==> flow/design.v <==
module abs_difference
#(parameter WIDTH = 8)
(ori, can, abs);
	input [WIDTH-1:0] ori, can;
	wire signed[WIDTH:0] neg1, neg2;
	output  [WIDTH-1:0] abs;
	assign neg1 = ori - can;
	assign neg2 = can - ori;
	assign abs = (neg1 < 0)? neg2[7:0] : neg1[7:0];
endmodule	
module SAD_4x8
#(parameter WIDTH = 8)
(
	input clk, rst, en,
	input [WIDTH-1:0]
		ori_0,
		ori_1,
		ori_2,
		ori_3,
		ori_4,
		ori_5,
		ori_6,
		ori_7,
		ori_8,
		ori_9,
		ori_10,
		ori_11,
		ori_12,
		ori_13,
		ori_14,
		ori_15,
		ori_16,
		ori_17,
		ori_18,
		ori_19,
		ori_20,
		ori_21,
		ori_22,
		ori_23,
		ori_24,
		ori_25,
		ori_26,
		ori_27,
		ori_28,
		ori_29,
		ori_30,
		ori_31,
		can_0,
		can_1,
		can_2,
		can_3,
		can_4,
		can_5,
		can_6,
		can_7,
		can_8,
		can_9,
		can_10,
		can_11,
		can_12,
		can_13,
		can_14,
		can_15,
		can_16,
		can_17,
		can_18,
		can_19,
		can_20,
		can_21,
		can_22,
		can_23,
		can_24,
		can_25,
		can_26,
		can_27,
		can_28,
		can_29,
		can_30,
		can_31,
	output [WIDTH+4:0] out_sad
 );
	reg [WIDTH-1:0] reg_ori_0,
					reg_ori_1,
					reg_ori_2,
					reg_ori_3,
					reg_ori_4,
					reg_ori_5,
					reg_ori_6,
					reg_ori_7,
					reg_ori_8,
					reg_ori_9,
					reg_ori_10,
					reg_ori_11,
					reg_ori_12,
					reg_ori_13,
					reg_ori_14,
					reg_ori_15,
					reg_ori_16,
					reg_ori_17,
					reg_ori_18,
					reg_ori_19,
					reg_ori_20,
					reg_ori_21,
					reg_ori_22,
					reg_ori_23,
					reg_ori_24,
					reg_ori_25,
					reg_ori_26,
					reg_ori_27,
					reg_ori_28,
					reg_ori_29,
					reg_ori_30,
					reg_ori_31,
					reg_can_0,
					reg_can_1,
					reg_can_2,
					reg_can_3,
					reg_can_4,
					reg_can_5,
					reg_can_6,
					reg_can_7,
					reg_can_8,
					reg_can_9,
					reg_can_10,
					reg_can_11,
					reg_can_12,
					reg_can_13,
					reg_can_14,
					reg_can_15,
					reg_can_16,
					reg_can_17,
					reg_can_18,
					reg_can_19,
					reg_can_20,
					reg_can_21,
					reg_can_22,
					reg_can_23,
					reg_can_24,
					reg_can_25,
					reg_can_26,
					reg_can_27,
					reg_can_28,
					reg_can_29,
					reg_can_30,
					reg_can_31;
	reg [WIDTH+1:0] reg_sum_0,
					reg_sum_1,
					reg_sum_2,
					reg_sum_3,
					reg_sum_4,
					reg_sum_5,
					reg_sum_6,
					reg_sum_7;
	reg [WIDTH+4:0] reg_total_sum;
	reg reg_en;
	wire [WIDTH+1:0] sum_0,
					 sum_1,
					 sum_2,
					 sum_3,
					 sum_4,
					 sum_5,
					 sum_6,
					 sum_7;
	wire [WIDTH-1:0] abs_diff_0,
					 abs_diff_1,
					 abs_diff_2,
					 abs_diff_3,
					 abs_diff_4,
					 abs_diff_5,
					 abs_diff_6,
					 abs_diff_7,
					 abs_diff_8,
					 abs_diff_9,
		 			 abs_diff_10,
		 			 abs_diff_11,
		 			 abs_diff_12,
		 			 abs_diff_13,
					 abs_diff_14,
					 abs_diff_15,
					 abs_diff_16,
					 abs_diff_17,
					 abs_diff_18,
					 abs_diff_19,
					 abs_diff_20,
					 abs_diff_21,
					 abs_diff_22,
					 abs_diff_23,
					 abs_diff_24,
					 abs_diff_25,
					 abs_diff_26,
					 abs_diff_27,
					 abs_diff_28,
					 abs_diff_29,
					 abs_diff_30,
					 abs_diff_31;
	always @(posedge clk)
	begin
		if(rst)
		begin
			reg_ori_0 <= 0;
			reg_ori_1 <= 0;
			reg_ori_2 <= 0;
			reg_ori_3 <= 0;
			reg_ori_4 <= 0;
			reg_ori_5 <= 0;
			reg_ori_6 <= 0;
			reg_ori_7 <= 0;
			reg_ori_8 <= 0;
			reg_ori_9 <= 0;
			reg_ori_10 <= 0;
			reg_ori_11 <= 0;
			reg_ori_12 <= 0;
			reg_ori_13 <= 0;
			reg_ori_14 <= 0;
			reg_ori_15 <= 0;
			reg_ori_16 <= 0;
			reg_ori_17 <= 0;
			reg_ori_18 <= 0;
			reg_ori_19 <= 0;
			reg_ori_20 <= 0;
			reg_ori_21 <= 0;
			reg_ori_22 <= 0;
			reg_ori_23 <= 0;
			reg_ori_24 <= 0;
			reg_ori_25 <= 0;
			reg_ori_26 <= 0;
			reg_ori_27 <= 0;
			reg_ori_28 <= 0;
			reg_ori_29 <= 0;
			reg_ori_30 <= 0;
			reg_ori_31 <= 0;
			reg_can_0 <= 0;
			reg_can_1 <= 0;
			reg_can_2 <= 0;
			reg_can_3 <= 0;
			reg_can_4 <= 0;
			reg_can_5 <= 0;
			reg_can_6 <= 0;
			reg_can_7 <= 0;
			reg_can_8 <= 0;
			reg_can_9 <= 0;
			reg_can_10 <= 0;
			reg_can_11 <= 0;
			reg_can_12 <= 0;
			reg_can_13 <= 0;
			reg_can_14 <= 0;
			reg_can_15 <= 0;
			reg_can_16 <= 0;
			reg_can_17 <= 0;
			reg_can_18 <= 0;
			reg_can_19 <= 0;
			reg_can_20 <= 0;
			reg_can_21 <= 0;
			reg_can_22 <= 0;
			reg_can_23 <= 0;
			reg_can_24 <= 0;
			reg_can_25 <= 0;
			reg_can_26 <= 0;
			reg_can_27 <= 0;
			reg_can_28 <= 0;
			reg_can_29 <= 0;
			reg_can_30 <= 0;
			reg_can_31 <= 0;
			reg_en <= 0;			
		end
		else
		begin
			if(en)
			begin
				reg_ori_0 <= ori_0;
				reg_ori_1 <= ori_1;
				reg_ori_2 <= ori_2;
				reg_ori_3 <= ori_3;
				reg_ori_4 <= ori_4;
				reg_ori_5 <= ori_5;
				reg_ori_6 <= ori_6;
				reg_ori_7 <= ori_7;
				reg_ori_8 <= ori_8;
				reg_ori_9 <= ori_9;
				reg_ori_10 <= ori_10;
				reg_ori_11 <= ori_11;
				reg_ori_12 <= ori_12;
				reg_ori_13 <= ori_13;
				reg_ori_14 <= ori_14;
				reg_ori_15 <= ori_15;
				reg_ori_16 <= ori_16;
				reg_ori_17 <= ori_17;
				reg_ori_18 <= ori_18;
				reg_ori_19 <= ori_19;
				reg_ori_20 <= ori_20;
				reg_ori_21 <= ori_21;
				reg_ori_22 <= ori_22;
				reg_ori_23 <= ori_23;
				reg_ori_24 <= ori_24;
				reg_ori_25 <= ori_25;
				reg_ori_26 <= ori_26;
				reg_ori_27 <= ori_27;
				reg_ori_28 <= ori_28;
				reg_ori_29 <= ori_29;
				reg_ori_30 <= ori_30;
				reg_ori_31 <= ori_31;
				reg_can_0 <= can_0;
				reg_can_1 <= can_1;
				reg_can_2 <= can_2;
				reg_can_3 <= can_3;
				reg_can_4 <= can_4;
				reg_can_5 <= can_5;
				reg_can_6 <= can_6;
				reg_can_7 <= can_7;
				reg_can_8 <= can_8;
				reg_can_9 <= can_9;
				reg_can_10 <= can_10;
				reg_can_11 <= can_11;
				reg_can_12 <= can_12;
				reg_can_13 <= can_13;
				reg_can_14 <= can_14;
				reg_can_15 <= can_15;
				reg_can_16 <= can_16;
				reg_can_17 <= can_17;
				reg_can_18 <= can_18;
				reg_can_19 <= can_19;
				reg_can_20 <= can_20;
				reg_can_21 <= can_21;
				reg_can_22 <= can_22;
				reg_can_23 <= can_23;
				reg_can_24 <= can_24;
				reg_can_25 <= can_25;
				reg_can_26 <= can_26;
				reg_can_27 <= can_27;
				reg_can_28 <= can_28;
				reg_can_29 <= can_29;
				reg_can_30 <= can_30;
				reg_can_31 <= can_31;
			end
			reg_en <= en;
		end
	end
	abs_difference #(WIDTH) b_abs_diff_0 (reg_ori_0, reg_can_0, abs_diff_0);
	abs_difference #(WIDTH) b_abs_diff_1 (reg_ori_1, reg_can_1, abs_diff_1);
	abs_difference #(WIDTH) b_abs_diff_2 (reg_ori_2, reg_can_2, abs_diff_2);
	abs_difference #(WIDTH) b_abs_diff_3 (reg_ori_3, reg_can_3, abs_diff_3);
	abs_difference #(WIDTH) b_abs_diff_4 (reg_ori_4, reg_can_4, abs_diff_4);
	abs_difference #(WIDTH) b_abs_diff_5 (reg_ori_5, reg_can_5, abs_diff_5);
	abs_difference #(WIDTH) b_abs_diff_6 (reg_ori_6, reg_can_6, abs_diff_6);
	abs_difference #(WIDTH) b_abs_diff_7 (reg_ori_7, reg_can_7, abs_diff_7);
	abs_difference #(WIDTH) b_abs_diff_8 (reg_ori_8, reg_can_8, abs_diff_8);
	abs_difference #(WIDTH) b_abs_diff_9 (reg_ori_9, reg_can_9, abs_diff_9);
	abs_difference #(WIDTH) b_abs_diff_10 (reg_ori_10, reg_can_10, abs_diff_10);
	abs_difference #(WIDTH) b_abs_diff_11 (reg_ori_11, reg_can_11, abs_diff_11);
	abs_difference #(WIDTH) b_abs_diff_12 (reg_ori_12, reg_can_12, abs_diff_12);
	abs_difference #(WIDTH) b_abs_diff_13 (reg_ori_13, reg_can_13, abs_diff_13);
	abs_difference #(WIDTH) b_abs_diff_14 (reg_ori_14, reg_can_14, abs_diff_14);
	abs_difference #(WIDTH) b_abs_diff_15 (reg_ori_15, reg_can_15, abs_diff_15);
	abs_difference #(WIDTH) b_abs_diff_16 (reg_ori_16, reg_can_16, abs_diff_16);
	abs_difference #(WIDTH) b_abs_diff_17 (reg_ori_17, reg_can_17, abs_diff_17);
	abs_difference #(WIDTH) b_abs_diff_18 (reg_ori_18, reg_can_18, abs_diff_18);
	abs_difference #(WIDTH) b_abs_diff_19 (reg_ori_19, reg_can_19, abs_diff_19);
	abs_difference #(WIDTH) b_abs_diff_20 (reg_ori_20, reg_can_20, abs_diff_20);
	abs_difference #(WIDTH) b_abs_diff_21 (reg_ori_21, reg_can_21, abs_diff_21);
	abs_difference #(WIDTH) b_abs_diff_22 (reg_ori_22, reg_can_22, abs_diff_22);
	abs_difference #(WIDTH) b_abs_diff_23 (reg_ori_23, reg_can_23, abs_diff_23);
	abs_difference #(WIDTH) b_abs_diff_24 (reg_ori_24, reg_can_24, abs_diff_24);
	abs_difference #(WIDTH) b_abs_diff_25 (reg_ori_25, reg_can_25, abs_diff_25);
	abs_difference #(WIDTH) b_abs_diff_26 (reg_ori_26, reg_can_26, abs_diff_26);
	abs_difference #(WIDTH) b_abs_diff_27 (reg_ori_27, reg_can_27, abs_diff_27);
	abs_difference #(WIDTH) b_abs_diff_28 (reg_ori_28, reg_can_28, abs_diff_28);
	abs_difference #(WIDTH) b_abs_diff_29 (reg_ori_29, reg_can_29, abs_diff_29);
	abs_difference #(WIDTH) b_abs_diff_30 (reg_ori_30, reg_can_30, abs_diff_30);
	abs_difference #(WIDTH) b_abs_diff_31 (reg_ori_31, reg_can_31, abs_diff_31);
	assign sum_0 = abs_diff_0 +
				   abs_diff_1 +
				   abs_diff_2 +
				   abs_diff_3;
	assign sum_1 = abs_diff_4 +
				   abs_diff_5 +
				   abs_diff_6 +
				   abs_diff_7;
	assign sum_2 = abs_diff_8 +
				   abs_diff_9 +
				   abs_diff_10 +
				   abs_diff_11;
    assign sum_3 = abs_diff_12 +
				   abs_diff_13 +
				   abs_diff_14 +
				   abs_diff_15;
	assign sum_4 = abs_diff_16 +
				   abs_diff_17 +
				   abs_diff_18 +
				   abs_diff_19;
	assign sum_5 = abs_diff_20 +
				   abs_diff_21 +
				   abs_diff_22 +
				   abs_diff_23;
	assign sum_6 = abs_diff_24 +
				   abs_diff_25 +
				   abs_diff_26 +
				   abs_diff_27;
	assign sum_7 = abs_diff_28 +
				   abs_diff_29 +
				   abs_diff_30 +
				   abs_diff_31;
	always @(posedge clk)
	begin
		if(rst)
		begin
			reg_sum_0 <= 0;
			reg_sum_1 <= 0;
			reg_sum_2 <= 0;
			reg_sum_3 <= 0;
			reg_sum_4 <= 0;
			reg_sum_5 <= 0;
			reg_sum_6 <= 0;
			reg_sum_7 <= 0;
		end
		else
		begin
			reg_sum_0 <= sum_0;
			reg_sum_1 <= sum_1;
			reg_sum_2 <= sum_2;
			reg_sum_3 <= sum_3;
			reg_sum_4 <= sum_4;
			reg_sum_5 <= sum_5;
			reg_sum_6 <= sum_6;
			reg_sum_7 <= sum_7;
		end
	end
	always @(posedge clk)
	begin
		if(rst)
		begin
			reg_total_sum <= 0;
		end
		else
		begin
			if(reg_en)
				reg_total_sum <= reg_sum_0 +
								 reg_sum_1 +
								 reg_sum_2 +
								 reg_sum_3 +
								 reg_sum_4 +
								 reg_sum_5 +
								 reg_sum_6 +
								 reg_sum_7;
		end
	end
	assign out_sad = reg_total_sum;
endmodule
module control
(
	input  clk, rst, init, finish, ack,
 	output en, done, rst_sad
);
	reg [3:0] state;
	reg reg_en, reg_done, reg_rst_sad;
	parameter INIT = 0, CALC = 1, WAIT = 2, DONE = 3;
	always @(state)
	begin
		case(state)
			INIT:
			begin
				reg_rst_sad = 1;
				reg_done = 0;
				reg_en = 0;
			end
			CALC:
			begin
				reg_rst_sad = 0;
				reg_done = 0;
				reg_en = 1;
			end
			WAIT:
			begin
				reg_rst_sad = 0;
				reg_done = 0;
				reg_en = 1;
			end
			DONE:
			begin
				reg_rst_sad = 0;
				reg_done = 1;
				reg_en = 0;
			end
			default:
			begin
				reg_rst_sad = 1;
				reg_done = 0;
				reg_en = 0;
			end
		endcase
	end
	always @(posedge clk or posedge rst)
	begin
		if(rst)
			state <= INIT;
		else
		begin
			case(state)
				INIT:
				begin
					if(init)
						state <= CALC;
					else
						state <= INIT;
				end
				CALC:
				begin
					if(init)
						state <= CALC;
					else
						state <= WAIT;
				end
				WAIT:
				begin
					if(finish)
						state <= DONE;
					else
						state <= WAIT;
				end
				DONE:
				begin
					if(ack)
						state <= INIT;
					else
						state <= DONE;
				end
			endcase
		end
	end
	assign rst_sad = reg_rst_sad;
	assign en = reg_en;
	assign done = reg_done;
endmodule
module top_level
#(parameter WIDTH = 8)
(
	input clk, rst, init, finish, ack,
	input [WIDTH-1:0]
		ori_0,
		ori_1,
		ori_2,
		ori_3,
		ori_4,
		ori_5,
		ori_6,
		ori_7,
		ori_8,
		ori_9,
		ori_10,
		ori_11,
		ori_12,
		ori_13,
		ori_14,
		ori_15,
		ori_16,
		ori_17,
		ori_18,
		ori_19,
		ori_20,
		ori_21,
		ori_22,
		ori_23,
		ori_24,
		ori_25,
		ori_26,
		ori_27,
		ori_28,
		ori_29,
		ori_30,
		ori_31,
		can_0,
		can_1,
		can_2,
		can_3,
		can_4,
		can_5,
		can_6,
		can_7,
		can_8,
		can_9,
		can_10,
		can_11,
		can_12,
		can_13,
		can_14,
		can_15,
		can_16,
		can_17,
		can_18,
		can_19,
		can_20,
		can_21,
		can_22,
		can_23,
		can_24,
		can_25,
		can_26,
		can_27,
		can_28,
		can_29,
		can_30,
		can_31,
	output done,
	output [WIDTH+4:0] out_sad
	);
	reg [WIDTH-1:0] reg_ori_0,
					reg_ori_1,
					reg_ori_2,
					reg_ori_3,
					reg_ori_4,
					reg_ori_5,
					reg_ori_6,
					reg_ori_7,
					reg_ori_8,
					reg_ori_9,
					reg_ori_10,
					reg_ori_11,
					reg_ori_12,
					reg_ori_13,
					reg_ori_14,
					reg_ori_15,
					reg_ori_16,
					reg_ori_17,
					reg_ori_18,
					reg_ori_19,
					reg_ori_20,
					reg_ori_21,
					reg_ori_22,
					reg_ori_23,
					reg_ori_24,
					reg_ori_25,
					reg_ori_26,
					reg_ori_27,
					reg_ori_28,
					reg_ori_29,
					reg_ori_30,
					reg_ori_31,
					reg_can_0,
					reg_can_1,
					reg_can_2,
					reg_can_3,
					reg_can_4,
					reg_can_5,
					reg_can_6,
					reg_can_7,
					reg_can_8,
					reg_can_9,
					reg_can_10,
					reg_can_11,
					reg_can_12,
					reg_can_13,
					reg_can_14,
					reg_can_15,
					reg_can_16,
					reg_can_17,
					reg_can_18,
					reg_can_19,
					reg_can_20,
					reg_can_21,
					reg_can_22,
					reg_can_23,
					reg_can_24,
					reg_can_25,
					reg_can_26,
					reg_can_27,
					reg_can_28,
					reg_can_29,
					reg_can_30,
					reg_can_31;
	wire rst_regs, en;
	control b_control(
		.clk(clk),
		.rst(rst),
		.init(init),
		.finish(finish),
		.ack(ack),
		.en(en),
		.done(done),
		.rst_sad(rst_regs)
		);
	SAD_4x8 b_SAD_4x8(
		.clk(clk),
		.rst(rst_regs),
		.en(en),
		.ori_0(ori_0),
		.ori_1(ori_1),
		.ori_2(ori_2),
		.ori_3(ori_3),
		.ori_4(ori_4),
		.ori_5(ori_5),
		.ori_6(ori_6),
		.ori_7(ori_7),
		.ori_8(ori_8),
		.ori_9(ori_9),
		.ori_10(ori_10),
		.ori_11(ori_11),
		.ori_12(ori_12),
		.ori_13(ori_13),
		.ori_14(ori_14),
		.ori_15(ori_15),
		.ori_16(ori_16),
		.ori_17(ori_17),
		.ori_18(ori_18),
		.ori_19(ori_19),
		.ori_20(ori_20),
		.ori_21(ori_21),
		.ori_22(ori_22),
		.ori_23(ori_23),
		.ori_24(ori_24),
		.ori_25(ori_25),
		.ori_26(ori_26),
		.ori_27(ori_27),
		.ori_28(ori_28),
		.ori_29(ori_29),
		.ori_30(ori_30),
		.ori_31(ori_31),
		.can_0(can_0),
		.can_1(can_1),
		.can_2(can_2),
		.can_3(can_3),
		.can_4(can_4),
		.can_5(can_5),
		.can_6(can_6),
		.can_7(can_7),
		.can_8(can_8),
		.can_9(can_9),
		.can_10(can_10),
		.can_11(can_11),
		.can_12(can_12),
		.can_13(can_13),
		.can_14(can_14),
		.can_15(can_15),
		.can_16(can_16),
		.can_17(can_17),
		.can_18(can_18),
		.can_19(can_19),
		.can_20(can_20),
		.can_21(can_21),
		.can_22(can_22),
		.can_23(can_23),
		.can_24(can_24),
		.can_25(can_25),
		.can_26(can_26),
		.can_27(can_27),
		.can_28(can_28),
		.can_29(can_29),
		.can_30(can_30),
		.can_31(can_31),
		.out_sad(out_sad)
		);
endmodule
# From RTL to reports: top_level
# What the tools print for top_level, step after step.
# Line numbers count from 1 in the design file above.
# Cell names lack the library's common part.
# A cell with n/a has no value.
# design
design	top_level
clock_port	clk
library	sky130hd
corner	tt_025C_1v80

# Word level
# Yosys after proc, flatten, opt, wreduce and memory -nomap, before mapping. Memory bits, and registers merged into a memory's read port (data or address), are not among the register bits. Print and check cells are not counted. Equal cells are merged and count once.
# bits
ff_bits	610
input_bits	517
output_inout_bits	14
word_cells	248
# classes
n_addsub	95
cmp	32
eq_ne	3
muxes	39
reduce_logical	4
# ops
operator	n
8-bit by 8-bit subtractor with 9-bit output	32
9-bit by 1-bit < comparator with 1-bit output (second input constant)	32
8-bit subtractor	32
8-bit 2-to-1 mux	32
10-bit by 8-bit adder with 10-bit output	16
13-bit by 10-bit adder with 13-bit output	6
8-bit by 8-bit adder with 9-bit output	8
4-bit case mux with 4-bit select	1
10-bit by 10-bit adder with 11-bit output	1
4-bit by 2-bit == test with 1-bit output (second input constant)	2
4-bit by 1-bit == test with 1-bit output (second input constant)	1
4-bit zero test	1
4-bit nonzero test	1
2-bit 2-to-1 mux	2
1-bit 2-to-1 mux	4
3-bit OR reduction	1
2-bit OR reduction	1

# Longest topological paths
# Depth = most cells in a row (Yosys ltp): at word level without a register or memory, in the mapped netlist without a sequential cell, where the memories' decode and read muxes count.
# depth
word_depth	7
ABC_AREA	1
ltp_mapped	30

# After synthesis
# Source: synth_stat.txt of the flow (Yosys; design flattened, memories mapped). It holds for the ABC_AREA given above (unset counts as 0); a run with the other value may have another netlist.
# The area totals of this step are shown rounded.
# mapped
cells	8158
mapped_area_um2	54740
seqArea_um2	12230
ff_cells	610
# types
cell_type	n	type_area_um2
dfxtp_1	606	1.21E+04
ha_1	635	7945.12
inv_1	1827	6.86E+03
nand2_1	1701	6.38E+03
o21ai_0	1098	5495.27
fa_1	193	3.86E+03
xor2_1	271	2.37E+03
a21oi_1	412	2.06E+03
nand3_1	380	1.9E+03
nor2_1	318	1.19E+03
buf_2	179	895.859
nand4_1	75	469.2
o211ai_1	60	450.432
o21ai_1	88	440.422
a21oi_2	35	306.544
xnor2_1	35	306.544
o21a_1	35	262.752
o211ai_2	19	237.728
# Other cell types: 23; their cells: 191.

# Path before layout
# OpenSTA on the mapped netlist: ideal clock, no wires. The path of least setup slack (recovery checks aside). Input and output delay are each 20% of the period. Register names are those of the netlist, which keeps one name where synthesis merged equal registers.
# synth_timing
kind	flip-flop to flip-flop
start	register b_SAD_4x8.reg_sum_1[0]
end	register b_SAD_4x8.reg_total_sum[10]
clock_period_ns	5.8
setup_ns	0.109
launch_ns	0.000
arrival_ns	4.380
t_required_ns	5.691
setup_slack_ns	1.311
delay_ns	4.489
driving_pins	24
n_path_buf	0
period_less_setup_slack_ns	4.489
# "delay_ns" = arrival - input delay + setup time.
# "driving_pins": output pins that drive a net of the path, with the launching flip-flop's if there is one; two outputs of one cell count as two.
# "period_less_setup_slack_ns" = period - worst setup slack (recovery checks aside). The figure is calculated, with input and output delays left at 20% of the set period.
# Between the ends stands the longest chain of elaborated cells between them, by number of cells; it is not shown to be the way that was timed. Of several equally long chains one is given.
# A line is the first line of the expression or statement that the cell stems from. Yosys adds cells for indexed reads and writes and turns some case tables into memories.
# synth_via
cell_sequence	dfxtp_1 > ha_1 > fa_1 > nand3_1 > nand2_1 > nand3_1 > nand2_1 > xor2_1 > inv_1 > fa_1 > inv_1 > fa_1 > fa_1 > fa_1 > inv_1 > ha_1 > nand2_1 > inv_1 > a21oi_1 > nand3_1 > nand2_1 > nand3_1 > nand2_1 > inv_1
elab_chain_len	7
# synth_lines
element	line	source
from (decl)	147	reg_sum_1,
from (assign)	407	reg_sum_1 <= 0;
from (assign)	418	reg_sum_1 <= sum_1;
10-bit by 10-bit adder with 11-bit output	436	reg_total_sum <= reg_sum_0 +
13-bit by 10-bit adder with 13-bit output x6	436
to (assign)	431	reg_total_sum <= 0;
to (assign)	436
to (decl)	154	reg [WIDTH+4:0] reg_total_sum;

# Timing after layout
# Path of least setup slack in the final report of stored run 1 (OpenROAD, finished layout, wires in). Where an end is a register, its clock arrival counts in the times.
# layout_timing
kind	flip-flop to flip-flop
start	register b_SAD_4x8.reg_sum_1[0]
end	register b_SAD_4x8.reg_total_sum[10]
clock_period_ns	6.38
setup_ns	0.10
launch_ns	0.67
arrival_ns	5.43
t_required_ns	6.98
setup_slack_ns	1.55
driving_pins	24
n_path_buf	0
# Between the ends stands the longest chain of elaborated cells between them, by number of cells; it is not shown to be the way that was timed. Of several equally long chains one is given.
# layout_via
cell_sequence	dfxtp_1 > ha_1 > fa_1 > nand3_1 > nand2_1 > nand3_1 > nand2_1 > xor2_1 > inv_1 > fa_1 > inv_1 > fa_1 > fa_1 > fa_1 > inv_1 > ha_1 > nand2_1 > inv_1 > a21oi_1 > nand3_1 > nand2_1 > nand3_1 > nand2_1 > inv_1
elab_chain_len	7
# layout_lines
element	line	source
from (decl)	147	reg_sum_1,
from (assign)	407	reg_sum_1 <= 0;
from (assign)	418	reg_sum_1 <= sum_1;
10-bit by 10-bit adder with 11-bit output	436	reg_total_sum <= reg_sum_0 +
13-bit by 10-bit adder with 13-bit output x6	436
to (assign)	431	reg_total_sum <= 0;
to (assign)	436
to (decl)	154	reg [WIDTH+4:0] reg_total_sum;

# 5 stored runs of top_level in the flow (synthesis by Yosys, layout by OpenROAD, sky130hd cells), in arbitrary order. Constraints: input delay and output delay 20% of the set period each, output load 0.01 pF.
# "period_reached_ns": clock period set for the run, less the worst setup slack. It is reckoned from that one timing run; input and output delays stay at 20% of the period that was set.
# "critical_path_time_ns" is the time allowed to the run's worst setup path (the clock period less input and output delay, where it has them) less its slack. Clock arrival times count: a late capture clock shortens it, a late launch clock lengthens it.
# The results are shown rounded.
# Among the settings, - means not set for that run.
run name	ABC_AREA	CAP_MARGIN	CELL_PAD_IN_SITES_GLOBAL_PLACEMENT	CORE_ASPECT_RATIO	CORE_MARGIN	CORE_UTILIZATION	CTS_CLUSTER_DIAMETER	GPL_ROUTABILITY_DRIVEN	HOLD_SLACK_MARGIN	PLACE_DENSITY	SETUP_SLACK_MARGIN	SLEW_MARGIN	period_ns	CELL_PAD_IN_SITES_DETAIL_PLACEMENT	MAX_ROUTING_LAYER	PLACE_DENSITY_LB_ADDON	TNS_END_PERCENT	CTS_CLUSTER_SIZE	synth_area_um2	design_die_area_um2	final_stdcell_area_um2	utilization_pct	worstSetupSlack_ns	fin_tns_ns	timing.hold.ws_ns	period_reached_ns	critical_path_time_ns	timing.worst_path_kind
stored run 1	1	15	2	1.47	9	37	172	0	0.09	0.42	1.19	35	6.38	-	-	-	-	-	54740	162400	64000	43.7	1.546	0.000	0.481	4.834	4.83	flip-flop to flip-flop
stored run 2	1	15	2	1.47	10	37	172	0	0.09	-	1.19	15	6.38	2	met4	0.27	60	-	54740	164000	64060	43.5	1.437	0.000	0.497	4.943	4.94	flip-flop to flip-flop
stored run 3	1	20	2	1.47	2	37	-	-	0.09	0.42	-0.65	35	7.09	-	-	-	-	-	54740	151100	63900	43.3	2.229	0.000	0.479	4.861	4.86	flip-flop to flip-flop
stored run 4	1	5	-	0.93	2	72	-	0	-	-	-	20	5.69	-	met4	-	95	58	54740	78250	62630	83.2	0.757	0.000	0.495	4.933	4.93	flip-flop to flip-flop
stored run 5	-	20	-	-	2	40	-	-	-	-	-0.53	20	5.61	-	-	-	-	-	50690	129600	59990	47.7	0.009	0.000	0.466	5.601	5.60	flip-flop to flip-flop
